==> flow/design.v <==
module ALU(
    clk,
    rst_n,
    valid,
    ready,
    mode,
    in_A,
    in_B,
    out
);
    input         clk, rst_n;
    input         valid;
    input  [1:0]  mode;  
    output        ready;
    input  [31:0] in_A, in_B;
    output [63:0] out;
    parameter IDLE = 3'd0;
    parameter MUL  = 3'd1;
    parameter DIV  = 3'd2;
    parameter AND  = 3'd3;
    parameter AVG  = 3'd4;
    parameter OUT  = 3'd5;
    reg  [ 2:0] state, state_nxt;
    reg  [ 4:0] counter, counter_nxt;
    reg  [64:0] shreg, shreg_nxt;  
    reg  [31:0] alu_in, alu_in_nxt;
    reg  [32:0] alu_out;
    reg         ready_;
    assign ready = ready_;
    assign out = shreg[63:0];
    always @(*) begin
        case(state)
            IDLE: begin
                if (valid) 
                    case (mode)
                        0 : state_nxt = MUL;
                        1 : state_nxt = DIV;
                        2 : state_nxt = AND;
                        3 : state_nxt = AVG;
                    endcase
                else state_nxt = IDLE;
            end
            MUL : state_nxt = (counter != 31) ? MUL : OUT;
            DIV : state_nxt = (counter != 31) ? DIV : OUT;
            AND : state_nxt = OUT;
            AVG : state_nxt = OUT;
            OUT : state_nxt = IDLE;
            default : state_nxt = IDLE;
        endcase
    end
    always @(*) begin
        if ((state == MUL) || (state == DIV)) counter_nxt = counter + 1; 
        else                                  counter_nxt = 0;
    end
    always @(*) begin
        case(state)
            IDLE: begin
                if (valid) alu_in_nxt = in_B;
                else       alu_in_nxt = 0;
            end
            OUT : alu_in_nxt = 0;
            default: alu_in_nxt = alu_in;
        endcase
    end
    always @(*) begin
        case (state)
            MUL : begin
                if (shreg[0]) alu_out = shreg[63:32] + alu_in;
                else          alu_out = shreg[63:32];
            end
            DIV : alu_out = shreg[64:32] - {1'b0, alu_in};
            AND : alu_out = shreg[31:0] & alu_in;
            AVG : alu_out = (shreg[31:0] + alu_in) >> 1;
            default alu_out = 0;
        endcase
    end
    always @(*) begin
        case (state)
            IDLE: begin
                if (valid) begin
                    shreg_nxt = {33'b0, in_A};
                    if (state_nxt == DIV) shreg_nxt = shreg_nxt << 1;                 
                end
                else shreg_nxt = 0;
            end
            MUL : shreg_nxt = {1'b0, alu_out, shreg[31:1]};
            DIV : begin
                if (shreg[64:32] < {1'b0, alu_in}) shreg_nxt = shreg << 1;
                else                      shreg_nxt = {alu_out[31:0], shreg[31:0], 1'b1};
                if (counter == 31) shreg_nxt = {1'b0, shreg_nxt[64:33], shreg_nxt[31:0]};
            end
            AND : shreg_nxt = {32'b0, alu_out};
            AVG : shreg_nxt = {32'b0, alu_out};
            OUT : shreg_nxt = 0;
            default : shreg_nxt = 0;
        endcase
    end
    always @(posedge clk or negedge rst_n) begin
        if (!rst_n) begin
            state   <= IDLE;
            counter <= 0;
            shreg   <= 0;
            alu_in  <= 0;
            ready_  <= 0;
        end
        else begin
            state   <= state_nxt;
            counter <= counter_nxt;
            shreg   <= shreg_nxt;
            alu_in  <= alu_in_nxt;
            ready_  <= (state_nxt == OUT) ? 1 : 0;
        end
    end
endmodule
# [Tool chain data of ALU]
# Module ALU before and after one edit of its RTL, step after step.
# "orig" refers to lines of the RTL above, "edited" to lines of the edited file.
# "change": "edited" minus "orig" as printed here.
# A cell with n/a has no value.
[inputs] top="ALU" clock_port="clk" library="sky130hd" lib_corner="tt_025C_1v80"

# [Edit of the RTL]
# Unified diff, file above to edited file.
# The edited RTL no longer does the same as the RTL above: the edit was made by script, with no optimisation intended.
# begin of diff
@@ -80,5 +80,5 @@
                 if (valid) begin
                     shreg_nxt = {33'b0, in_A};
-                    if (state_nxt == DIV) shreg_nxt = shreg_nxt << 1;                 
+                    if (state_nxt >= DIV) shreg_nxt = shreg_nxt << 1;                 
                 end
                 else shreg_nxt = 0;
# end of diff

# [Elaborated design]
# Yosys after proc, flatten, opt, wreduce and memory -nomap, before mapping. Memory bits, and registers merged into a memory's read port (data or address), are not among the register bits. Print and check cells are not counted. Equal cells are merged and count once.
[bits] item="register_bits" orig=106 edited=106 change=0
[bits] item="inputBits" orig=69 edited=69 change=0
[op_classes] item="n_addsub" orig=4 edited=4 change=0
[op_classes] item="compare" orig=1 edited=2 change=1
[op_classes] item="eq_ne" orig=12 edited=11 change=-1
[op_classes] item="mux" orig=16 edited=16 change=0
[op_classes] item="n_logic" orig=1 edited=1 change=0
[op_classes] item="reduce_and_logical" orig=5 edited=5 change=0
[op_table] op="== test 3 x 2 -> 1 bit (second input constant)" orig=3 edited=2 change=-1
[op_table] op="greater-or-equal comparator 3 x 2 -> 1 bit (second input constant)" orig=0 edited=1 change=1
# Operator kinds equal on both sides are left out: 26.

# [Longest topological paths]
# Yosys ltp: most cells in a row. Word level: on the elaborated netlist, between registers, memories and ports. Mapped: between sequential cells and ports; inverters and the memories' decode and read muxes count.
[depth] item="depth_word" orig=8 edited=8 change=0
[depth] item="ABC_AREA" orig="0" edited="0"
[depth] item="ltp_mapped" orig=15 edited=15 change=0
[depth] item="depth_no_buf" orig=13 edited=14 change=1

# [After synthesis]
# The flow's flattened synthesis, as Yosys stat reports it; memories are mapped. The netlist is that of the ABC_AREA named above (0 if unset); the other value can give another one.
[synth_totals] item="mapped_cells" orig=1536 edited=1583 change=47
[synth_totals] item="area_um2" orig=12214.2 edited=12438.2 change=224.0
[synth_totals] item="ffs" orig=109 edited=109 change=0
[by_type] type="sky130_fd_sc_hd__mux2_2" orig=37 edited=6 change=-31
[by_type] type="sky130_fd_sc_hd__a222oi_1" orig=39 edited=16 change=-23
[by_type] type="sky130_fd_sc_hd__o21ai_0" orig=91 edited=69 change=-22
[by_type] type="sky130_fd_sc_hd__a22oi_1" orig=7 edited=28 change=21
[by_type] type="sky130_fd_sc_hd__o211ai_1" orig=11 edited=29 change=18
[by_type] type="sky130_fd_sc_hd__nor2_1" orig=115 edited=129 change=14
[by_type] type="sky130_fd_sc_hd__buf_2" orig=5 edited=19 change=14
[by_type] type="sky130_fd_sc_hd__a221oi_1" orig=9 edited=22 change=13
[by_type] type="sky130_fd_sc_hd__o21ai_1" orig=2 edited=14 change=12
[by_type] type="sky130_fd_sc_hd__clkbuf_1" orig=86 edited=75 change=-11
[by_type] type="sky130_fd_sc_hd__mux2i_1" orig=32 edited=43 change=11
[by_type] type="sky130_fd_sc_hd__o21a_1" orig=9 edited=20 change=11
[by_type] type="sky130_fd_sc_hd__a21oi_1" orig=117 edited=127 change=10
[by_type] type="sky130_fd_sc_hd__o221ai_1" orig=17 edited=27 change=10
[by_type] type="sky130_fd_sc_hd__a22o_1" orig=42 edited=33 change=-9
[by_type] type="sky130_fd_sc_hd__a21o_1" orig=28 edited=21 change=-7
[by_type] type="sky130_fd_sc_hd__a31oi_1" orig=19 edited=12 change=-7
[by_type] type="sky130_fd_sc_hd__inv_1" orig=71 edited=77 change=6
# Cell types equal on both sides are left out: 14.
# The list need not be complete.

# [Path before layout]
# Source: OpenSTA report_checks on the synthesized netlist (no wires, ideal clock, input and output delay 20% of the period each), path of least setup slack; recovery checks are left aside. Register names are those of the netlist, which keeps one name where synthesis merged equal registers.
[synth_path] item="path_kind" orig="input -> register" edited="register -> register"
[synth_path] item="startpoint" orig="in valid" edited="reg shreg[0]"
[synth_path] item="endpoint" orig="reg shreg[22]" edited="reg shreg[61]"
[synth_path] item="tclk_ns" orig=10.0 edited=10.0 change=0.0
[synth_path] item="setup_time_ns" orig=0.140 edited=0.066 change=-0.074
[synth_path] item="t_first_pin_ns" orig=2.000 edited=0.000 change=-2.000
[synth_path] item="arrival_ns" orig=4.273 edited=3.874 change=-0.399
[synth_path] item="required_time_ns" orig=9.860 edited=9.934 change=0.074
[synth_path] item="setup_slack_ns" orig=5.586 edited=6.059 change=0.473
[synth_path] item="delay_ns" orig=2.413 edited=3.940 change=1.527
[synth_path] item="stages" orig=9 edited=16 change=7
[synth_path] item="path_buffers" orig=2 edited=3 change=1
[synth_path] item="synth_period_reached_ns" orig=4.414 edited=3.941 change=-0.473
# "delay_ns" is the arrival time less input delay plus setup time.
# "stages": output pins that drive a net of the path, with the launching flip-flop's if there is one; two outputs of one cell count as two.
# "synth_period_reached_ns" = period - worst setup slack (recovery checks aside). The figure is calculated, with input and output delays left at 20% of the set period.
# Between the ends stands the longest chain of elaborated cells between them, by number of cells; it is not shown to be the way that was timed. Of several equally long chains one is given.
# Each line given opens the expression or statement behind the cell; cells for indexed reads and writes are added by Yosys, which also makes memories of some case tables.
[synth_between_orig] path_cell_list="sky130_fd_sc_hd__and2_1 sky130_fd_sc_hd__clkbuf_1 sky130_fd_sc_hd__and3_1 sky130_fd_sc_hd__or2_2 sky130_fd_sc_hd__nor3_1 sky130_fd_sc_hd__clkbuf_1 sky130_fd_sc_hd__mux2_2 sky130_fd_sc_hd__a222oi_1 sky130_fd_sc_hd__o21ai_0" elab_chain_len=6
[synth_lines_orig] item="start: declaration" line=12 rtl="input         valid;"
[synth_lines_orig] item="2-to-1 mux 3 bit" line=34 rtl="if (valid)"
[synth_lines_orig] item="parallel mux 3 bit (select 4 bit)" line=32 rtl="case(state)"
[synth_lines_orig] item="== test 3 x 2 -> 1 bit" line=82 rtl="if (state_nxt == DIV) shreg_nxt = shreg_nxt << 1;"
[synth_lines_orig] item="2-to-1 mux 33 bit" line=82
[synth_lines_orig] item="2-to-1 mux 33 bit" line=80 rtl="if (valid) begin"
[synth_lines_orig] item="parallel mux 65 bit (select 4 bit)" line=78 rtl="case (state)"
[synth_lines_orig] item="end: assignment" line=102 rtl="shreg   <= 0;"
[synth_lines_orig] item="end: assignment" line=109 rtl="shreg   <= shreg_nxt;"
[synth_lines_orig] item="end: declaration" line=25 rtl="reg  [64:0] shreg, shreg_nxt;"
[synth_between_edited] path_cell_list="sky130_fd_sc_hd__dfrtp_1 sky130_fd_sc_hd__clkbuf_1 sky130_fd_sc_hd__buf_1 sky130_fd_sc_hd__clkbuf_1 sky130_fd_sc_hd__nand2_1 sky130_fd_sc_hd__fa_1 sky130_fd_sc_hd__nand2b_1 sky130_fd_sc_hd__a211oi_2 sky130_fd_sc_hd__o2111ai_2 sky130_fd_sc_hd__a2111oi_4 sky130_fd_sc_hd__nand2b_2 sky130_fd_sc_hd__a41oi_2 sky130_fd_sc_hd__mux2_4 sky130_fd_sc_hd__a211o_1 sky130_fd_sc_hd__a22oi_2 sky130_fd_sc_hd__a221o_1" elab_chain_len=5
[synth_lines_edited] item="start: declaration" line=25 rtl="reg  [64:0] shreg, shreg_nxt;"
[synth_lines_edited] item="start: assignment" line=102 rtl="shreg   <= 0;"
[synth_lines_edited] item="start: assignment" line=109 rtl="shreg   <= shreg_nxt;"
[synth_lines_edited] item="adder 32 x 32 -> 33 bit" line=73 rtl="AVG : alu_out = (shreg[31:0] + alu_in) >> 1;"
[synth_lines_edited] item="parallel mux 33 bit (select 3 bit)" line=66 rtl="case (state)"
[synth_lines_edited] item="2-to-1 mux 65 bit" line=88 rtl="if (shreg[64:32] < {1'b0, alu_in}) shreg_nxt = shreg << 1;"
[synth_lines_edited] item="2-to-1 mux 65 bit" line=90 rtl="if (counter == 31) shreg_nxt = {1'b0, shreg_nxt[64:33], shreg_nxt[31:0]};"
[synth_lines_edited] item="parallel mux 65 bit (select 4 bit)" line=78 rtl="case (state)"
[synth_lines_edited] item="end: assignment" line=102
[synth_lines_edited] item="end: assignment" line=109
[synth_lines_edited] item="end: declaration" line=25

# [Worst path after layout]
# From the final timing report of each run of pair A: the path of least setup slack in the routed layout; clock arrival at registers is part of the times.
[layout_path] item="path_kind" orig="register -> register" edited="register -> register"
[layout_path] item="startpoint" orig="reg alu_in[16]" edited="reg alu_in[10]"
[layout_path] item="endpoint" orig="reg shreg[56]" edited="reg shreg[32]"
[layout_path] item="tclk_ns" orig=5.22 edited=5.22 change=0.00
[layout_path] item="setup_time_ns" orig=0.11 edited=0.16 change=0.05
[layout_path] item="t_first_pin_ns" orig=0.36 edited=0.38 change=0.02
[layout_path] item="arrival_ns" orig=4.81 edited=4.51 change=-0.30
[layout_path] item="required_time_ns" orig=5.49 edited=5.46 change=-0.03
[layout_path] item="setup_slack_ns" orig=0.68 edited=0.95 change=0.27
[layout_path] item="stages" orig=11 edited=14 change=3
[layout_path] item="path_buffers" orig=1 edited=1 change=0
# Between the ends stands the longest chain of elaborated cells between them, by number of cells; it is not shown to be the way that was timed. Of several equally long chains one is given.
[layout_between_orig] path_cell_list="sky130_fd_sc_hd__dfrtp_1 sky130_fd_sc_hd__inv_1 sky130_fd_sc_hd__ha_1 sky130_fd_sc_hd__nand4_1 sky130_fd_sc_hd__or4_1 sky130_fd_sc_hd__a21oi_1 sky130_fd_sc_hd__a31oi_1 sky130_fd_sc_hd__o211ai_4 sky130_fd_sc_hd__buf_4 sky130_fd_sc_hd__mux2_2 sky130_fd_sc_hd__a221o_1" elab_chain_len=6
[layout_lines_orig] item="start: declaration" line=26 rtl="reg  [31:0] alu_in, alu_in_nxt;"
[layout_lines_orig] item="start: assignment" line=103 rtl="alu_in  <= 0;"
[layout_lines_orig] item="start: assignment" line=110 rtl="alu_in  <= alu_in_nxt;"
[layout_lines_orig] item="adder 32 x 32 -> 33 bit" line=68 rtl="if (shreg[0]) alu_out = shreg[63:32] + alu_in;"
[layout_lines_orig] item="2-to-1 mux 33 bit" line=68
[layout_lines_orig] item="parallel mux 33 bit (select 3 bit)" line=66 rtl="case (state)"
[layout_lines_orig] item="2-to-1 mux 65 bit" line=88 rtl="if (shreg[64:32] < {1'b0, alu_in}) shreg_nxt = shreg << 1;"
[layout_lines_orig] item="2-to-1 mux 65 bit" line=90 rtl="if (counter == 31) shreg_nxt = {1'b0, shreg_nxt[64:33], shreg_nxt[31:0]};"
[layout_lines_orig] item="parallel mux 65 bit (select 4 bit)" line=78 rtl="case (state)"
[layout_lines_orig] item="end: assignment" line=102 rtl="shreg   <= 0;"
[layout_lines_orig] item="end: assignment" line=109 rtl="shreg   <= shreg_nxt;"
[layout_lines_orig] item="end: declaration" line=25 rtl="reg  [64:0] shreg, shreg_nxt;"
[layout_between_edited] path_cell_list="sky130_fd_sc_hd__dfrtp_1 sky130_fd_sc_hd__inv_1 sky130_fd_sc_hd__ha_1 sky130_fd_sc_hd__nand4_1 sky130_fd_sc_hd__nor2_1 sky130_fd_sc_hd__o21ai_1 sky130_fd_sc_hd__o211ai_2 sky130_fd_sc_hd__a211oi_2 sky130_fd_sc_hd__o21ai_2 sky130_fd_sc_hd__buf_4 sky130_fd_sc_hd__mux2i_1 sky130_fd_sc_hd__nor2_1 sky130_fd_sc_hd__a211oi_1 sky130_fd_sc_hd__o31ai_1" elab_chain_len=4
[layout_lines_edited] item="start: declaration" line=26 rtl="reg  [31:0] alu_in, alu_in_nxt;"
[layout_lines_edited] item="start: assignment" line=103 rtl="alu_in  <= 0;"
[layout_lines_edited] item="start: assignment" line=110 rtl="alu_in  <= alu_in_nxt;"
[layout_lines_edited] item="adder 32 x 32 -> 33 bit" line=68 rtl="if (shreg[0]) alu_out = shreg[63:32] + alu_in;"
[layout_lines_edited] item="2-to-1 mux 33 bit" line=68
[layout_lines_edited] item="parallel mux 33 bit (select 3 bit)" line=66 rtl="case (state)"
[layout_lines_edited] item="parallel mux 65 bit (select 4 bit)" line=78 rtl="case (state)"
[layout_lines_edited] item="end: assignment" line=102 rtl="shreg   <= 0;"
[layout_lines_edited] item="end: assignment" line=109 rtl="shreg   <= shreg_nxt;"
[layout_lines_edited] item="end: declaration" line=25 rtl="reg  [64:0] shreg, shreg_nxt;"

# [Flow runs]
# Both versions went through the flow (Yosys, OpenROAD) with the same settings in each pair. Constraints: input delay and output delay 20% of the set period each, output load 0.01 pF.
[flow_settings_pair_A] period_ns=5.22 CAP_MARGIN=20 CORE_MARGIN=2 CORE_UTILIZATION=40 SLEW_MARGIN=20
[measured_pair_A] item="yosys.chip_area_um2" orig=12214.2 edited=12438.2 change=224.0
[measured_pair_A] item="final_die_area_um2" orig=31949.8 edited=32522.5 change=572.7
[measured_pair_A] item="finish.stdcell_area_um2" orig=13779.5 edited=13880.8 change=101.3
[measured_pair_A] item="finish.utilization_pct" orig=46.1 edited=45.4 change=-0.7
[measured_pair_A] item="worst_setup_slack_ns" orig=0.675 edited=0.945 change=0.270
[measured_pair_A] item="final_hold_ws_ns" orig=0.462 edited=0.474 change=0.012
[measured_pair_A] item="fin_power_uw" orig=8128 edited=8257 change=129
[flow_settings_pair_B] CORE_MARGIN=10 CORE_UTILIZATION=24 CTS_CLUSTER_SIZE=55 GPL_ROUTABILITY_DRIVEN=1 MAX_ROUTING_LAYER="met4" period_ns=4.44 CAP_MARGIN=20 SLEW_MARGIN=20
[measured_pair_B] item="yosys.chip_area_um2" orig=12214.2 edited=12438.2 change=224.0
[measured_pair_B] item="final_die_area_um2" orig=60316.9 edited=61330.5 change=1013.6
[measured_pair_B] item="finish.stdcell_area_um2" orig=14562.7 edited=14432.6 change=-130.1
[measured_pair_B] item="finish.utilization_pct" orig=29.0 edited=28.1 change=-0.9
[measured_pair_B] item="worst_setup_slack_ns" orig=0.239 edited=0.265 change=0.026
[measured_pair_B] item="final_hold_ws_ns" orig=0.464 edited=0.464 change=0.000
[measured_pair_B] item="fin_power_uw" orig=9922 edited=9864 change=-58
# "fin_power_uw" is the tool's figure for a default switching activity; nothing was simulated.
